==> flow/design.v <==
`timescale 1ns / 1ps
module fir
#(
    parameter   DIN_WIDTH    = 8    ,    
                FIR_TAP      = 16   ,    
                COEF_WIDTH   = 8    ,    
                DOUT_WIDTH   = 8        
)
(
    input           clk         ,
    input           rst_n       ,
    input           load_sw     ,                
    input       [ DIN_WIDTH-1:0]    data_in ,    
    input       [COEF_WIDTH-1:0]    coff_in ,    
    output      [DOUT_WIDTH-1:0]    data_out     
    );
localparam  PROD_WIDTH   = DIN_WIDTH + COEF_WIDTH,  
            ADD_WIDTH    = PROD_WIDTH + clogb2(FIR_TAP) ; 
reg [DIN_WIDTH-1:0] data_in_r;
wire [ADD_WIDTH-1:0] data_out_w;
reg [COEF_WIDTH-1:0] coff [FIR_TAP-1:0];     
wire [PROD_WIDTH-1:0] prod [FIR_TAP-1:0];    
reg [ADD_WIDTH-1:0] sum [FIR_TAP-1:0];       
always @(posedge clk or negedge rst_n) begin: LOAD
    integer i;
    if (!rst_n) begin
        for (i = 0; i <= FIR_TAP-1; i = i +1) begin
            coff[i] <= 'd0;
        end
        data_in_r <= 'd0;
    end else if(!load_sw) begin      
        coff[FIR_TAP-1] <= coff_in;
        for (i = FIR_TAP-1; i > 0; i = i -1) begin
            coff[i-1] <= coff[i];
        end
    end else begin
        data_in_r <= data_in;        
    end
end
genvar k;
generate
    for (k = 0; k < FIR_TAP; k = k + 1) begin
        assign prod[k] = data_in_r * coff[k];
    end
endgenerate
always @(posedge clk or negedge rst_n) begin: SOP
    integer m;
    if (!rst_n) begin
        for (m = 0; m < FIR_TAP; m = m + 1) begin
            sum[m] <= 'd0;
        end
    end else begin
        sum[FIR_TAP-1] <= prod[FIR_TAP-1];
        for (m = FIR_TAP-1; m > 0; m = m - 1) begin
            sum[m-1] <= prod[m-1] + sum[m];
        end
    end
end
assign data_out_w = sum[0];
assign data_out = data_out_w[ADD_WIDTH-1:ADD_WIDTH-DOUT_WIDTH];
function integer clogb2 (input integer depth);
    begin
        for(clogb2=0; depth>1; clogb2=clogb2+1)
        depth = depth >> 1;
    end
endfunction
endmodule
# Step by step through the tools: fir
# Module fir before and after one edit of its RTL, step after step.
# "orig" refers to lines of the RTL above, "edited" to lines of the edited file.
# "change": "edited" minus "orig" as printed here.
# Operators carry their Yosys type and port widths (W data, S select, Z words).
# Cell names lack the library's common part.
# A cell with n/a has no value.
# setup
design	fir
clock	clk
library	sky130hd
pvt_corner	tt_025C_1v80

# Edit of the RTL
# The edit as a unified diff against the file above.
# The edit is scripted: it alters the design's behaviour and was not made to optimise anything.
# begin of diff
@@ -53,5 +53,5 @@
         sum[FIR_TAP-1] <= prod[FIR_TAP-1];
         for (m = FIR_TAP-1; m > 0; m = m - 1) begin
-            sum[m-1] <= prod[m-1] + sum[m];
+            sum[m-1] <= prod[m-1] ^ sum[m];
         end
     end
# end of diff

# Word level
# Counts by Yosys on the flattened word-level netlist (proc, flatten, opt, wreduce). Print and check cells are left out. Cells with the same type and inputs are merged into one.
# bits
item	orig	edited	change
regBits	449	448	-1
input_bits	19	19	0
out_inout_bits	8	8	0
word_cells	64	64	0
# op_classes
item	orig	edited	change
add_sub_neg	15	0	-15
n_mul	16	16	0
logic	0	15	15
# ops
op	orig	edited	change
$add A16 B20 Y20	13	0	-13
$xor A16 B20 Y20	0	13	13
$xor A16 B16 Y16	0	2	2
$add A16 B16 Y17	1	0	-1
$add A16 B17 Y18	1	0	-1
# Unchanged operator kinds not shown: 1.

# Depth
# Depth = most cells in a row (Yosys ltp): at word level without a register or memory, in the mapped netlist without a sequential cell, where the memories' decode and read muxes count.
# logic_depth
item	orig	edited	change
depth_word	2	2	0
ABC_AREA	0	0	n/a
mapped_depth	21	19	-2
mapped_depth_nobuf	18	16	-2

# Synthesis result
# Source: synth_stat.txt of the flow (Yosys; design flattened, memories mapped). It holds for the ABC_AREA given above (unset counts as 0); a run with the other value may have another netlist.
# types
type	orig	edited	change
inv_1	1479	773	-706
nand2_1	541	233	-308
dfrtp_1	434	200	-234
fa_1	786	560	-226
and2_1	555	771	216
ha_1	641	528	-113
a21oi_1	131	57	-74
o21ai_0	99	33	-66
a21o_1	74	11	-63
clkbuf_1	189	138	-51
nor2_1	77	31	-46
xnor2_1	144	100	-44
xor2_1	61	35	-26
o21a_1	28	6	-22
nand2b_1	27	7	-20
buf_1	40	21	-19
nor2b_1	23	4	-19
nor3_1	30	13	-17
# Unchanged cell types not shown: 10.
# The list need not be complete.
# mapped
item	orig	edited	change
mapped_cells	5725	3821	-1904
area_mm2	0.0542545	0.0368003	-0.0174542
seq_area_mm2	0.0108604	0.0050048	-0.0058556
flip_flops	434	200	-234

# Path before layout
# Path of least setup slack by OpenSTA after synthesis, without wires, with an ideal clock, recovery checks aside; 20% of the period is set as input and as output delay. Where synthesis merged equal registers, the netlist keeps one of their names.
# synth_path
item	orig	edited	change
path_kind	flip-flop to flip-flop	flip-flop to flip-flop	n/a
start	reg data_in_r[6]	reg data_in_r[4]	n/a
end	reg sum[1][16]	reg sum[7][15]	n/a
period_ps	7000	7000	0
arrival_time_ps	4844	4725	-119
required_ps	6876	6880	4
slack_ps	2033	2155	122
delay_ps	4968	4845	-123
path_stages	20	19	-1
period_less_setup_slack_ps	4967	4845	-122
# "delay_ps" is the arrival time less input delay plus setup time.
# "path_stages" counts driving pins, that of a launching flip-flop among them; a cell with two outputs on the path counts twice.
# "period_less_setup_slack_ps" = period - worst setup slack (recovery checks aside). The figure is calculated, with input and output delays left at 20% of the set period.
# The rows between start and end are the longest chain of elaborated cells between them; the timing report does not say that the signal goes this way. Where chains are equally long, one stands for them.
# Each line given opens the expression or statement behind the cell; cells for indexed reads and writes are added by Yosys, which also makes memories of some case tables.
# synth_via_orig
cell_sequence	dfrtp_1 clkbuf_1 clkbuf_1 clkbuf_1 nand2_1 fa_1 inv_1 fa_1 inv_1 fa_1 fa_1 inv_1 ha_1 o21ai_0 nor2_1 or4_1 a31oi_1 o21ai_1 or2_2 xor2_1
elab_chain_cells	2
cone_cells	2
lines_between	2
classes_between	add/sub: 1; mul: 1
# synth_rtl_orig
item	line_no	source
start, declared	19	reg [DIN_WIDTH-1:0] data_in_r;
start, assigned	30	data_in_r <= 'd0;
start, assigned	37	data_in_r <= data_in;
$mul A8 B8 Y16	43	assign prod[k] = data_in_r * coff[k];
$add A16 B20 Y20	55	sum[m-1] <= prod[m-1] + sum[m];
end, assigned	50	sum[m] <= 'd0;
end, assigned	55
end, declared	23	reg [ADD_WIDTH-1:0] sum [FIR_TAP-1:0];
# synth_via_edited
cell_sequence	dfrtp_1 clkbuf_1 clkbuf_1 clkbuf_1 nand2_1 fa_1 fa_1 inv_1 fa_1 inv_1 fa_1 inv_1 ha_1 a21oi_1 nor2_1 a211oi_2 o221ai_2 or4_1 and3_1
elab_chain_cells	2
cone_cells	2
lines_between	2
classes_between	mul: 1; logic: 1
# synth_rtl_edited
item	line_no	source
start, declared	19	reg [DIN_WIDTH-1:0] data_in_r;
start, assigned	30	data_in_r <= 'd0;
start, assigned	37	data_in_r <= data_in;
$mul A8 B8 Y16	43	assign prod[k] = data_in_r * coff[k];
$xor A16 B20 Y20	55	sum[m-1] <= prod[m-1] ^ sum[m];
end, assigned	50	sum[m] <= 'd0;
end, assigned	55
end, declared	23	reg [ADD_WIDTH-1:0] sum [FIR_TAP-1:0];

# Path in the finished layout
# Path of least setup slack in the final report of the runs of pair A (OpenROAD, finished layout, wires in). Where an end is a register, its clock arrival counts in the times.
# The report prints the path's times to 10 ps; the period is as set.
# layout_path
item	orig	edited	change
path_kind	flip-flop to flip-flop	flip-flop to flip-flop	n/a
start	reg data_in_r[5]	reg data_in_r[2]	n/a
end	reg sum[5][17]	reg sum[12][14]	n/a
period_ps	7000	7000	0
arrival_time_ps	6360	5820	-540
required_ps	7580	7410	-170
slack_ps	1210	1590	380
path_stages	18	16	-2
# The rows between start and end are the longest chain of elaborated cells between them; the timing report does not say that the signal goes this way. Where chains are equally long, one stands for them.
# layout_via_orig
cell_sequence	dfrtp_4 buf_4 nand2_1 fa_1 inv_1 fa_1 inv_1 fa_1 fa_1 inv_1 ha_1 o21ai_0 o21ai_0 and4_1 nor3_1 o31ai_1 a21oi_1 xnor2_1
elab_chain_cells	2
cone_cells	2
lines_between	2
classes_between	add/sub: 1; mul: 1
# layout_rtl_orig
item	line_no	source
start, declared	19	reg [DIN_WIDTH-1:0] data_in_r;
start, assigned	30	data_in_r <= 'd0;
start, assigned	37	data_in_r <= data_in;
$mul A8 B8 Y16	43	assign prod[k] = data_in_r * coff[k];
$add A16 B20 Y20	55	sum[m-1] <= prod[m-1] + sum[m];
end, assigned	50	sum[m] <= 'd0;
end, assigned	55
end, declared	23	reg [ADD_WIDTH-1:0] sum [FIR_TAP-1:0];
# layout_via_edited
cell_sequence	dfrtp_4 buf_4 and2_1 fa_1 fa_1 fa_1 inv_1 fa_1 inv_1 ha_1 a21oi_1 nand2_1 o311a_1 o41ai_2 o21bai_1 xnor2_1
elab_chain_cells	2
cone_cells	2
lines_between	2
classes_between	mul: 1; logic: 1
# layout_rtl_edited
item	line_no	source
start, declared	19	reg [DIN_WIDTH-1:0] data_in_r;
start, assigned	30	data_in_r <= 'd0;
start, assigned	37	data_in_r <= data_in;
$mul A8 B8 Y16	43	assign prod[k] = data_in_r * coff[k];
$xor A16 B20 Y20	55	sum[m-1] <= prod[m-1] ^ sum[m];
end, assigned	50	sum[m] <= 'd0;
end, assigned	55
end, declared	23	reg [ADD_WIDTH-1:0] sum [FIR_TAP-1:0];

# Measured runs
# Runs of the flow (Yosys, OpenROAD) on both versions; the two runs of a pair have the same settings. The constraints put input and output delay at 20% of the set period each and load the outputs with 0.01 pF.
# flow_settings_pair_A
CORE_UTILIZATION	40
period_ns	7.0
CAP_MARGIN	20
CORE_MARGIN	2
SLEW_MARGIN	20
# results_pair_A
item	orig	edited	change
synth_chip_area_mm2	0.0542545	0.0368003	-0.0174542
final_die_area_mm2	0.1386	0.0944425	-0.0441575
cell_area_final_mm2	0.058142	0.0387096	-0.0194324
utilization_frac	0.431	0.424	-0.007
worstSetupSlack_ps	1214	1587	373
tns_ps	0	0	0
holdWs_ps	449	592	143
period_reached_ps	5786	5413	-373
# flow_settings_pair_B
CORE_UTILIZATION	56
PLACE_DENSITY_LB_ADDON	0.11
SETUP_SLACK_MARGIN	1.73
TNS_END_PERCENT	45
period_ns	7.72
CAP_MARGIN	20
CORE_MARGIN	2
SLEW_MARGIN	20
# results_pair_B
item	orig	edited	change
synth_chip_area_mm2	0.0542545	0.0368003	-0.0174542
final_die_area_mm2	0.0993889	0.0677821	-0.0316068
cell_area_final_mm2	0.0577129	0.0382467	-0.0194662
utilization_frac	0.599	0.591	-0.008
worstSetupSlack_ps	1992	2173	181
tns_ps	0	0	0
holdWs_ps	438	566	128
period_reached_ps	5728	5547	-181
# "period_reached_ps" = clock period - worst setup slack. The figure is calculated, with input and output delays left at 20% of the set period.
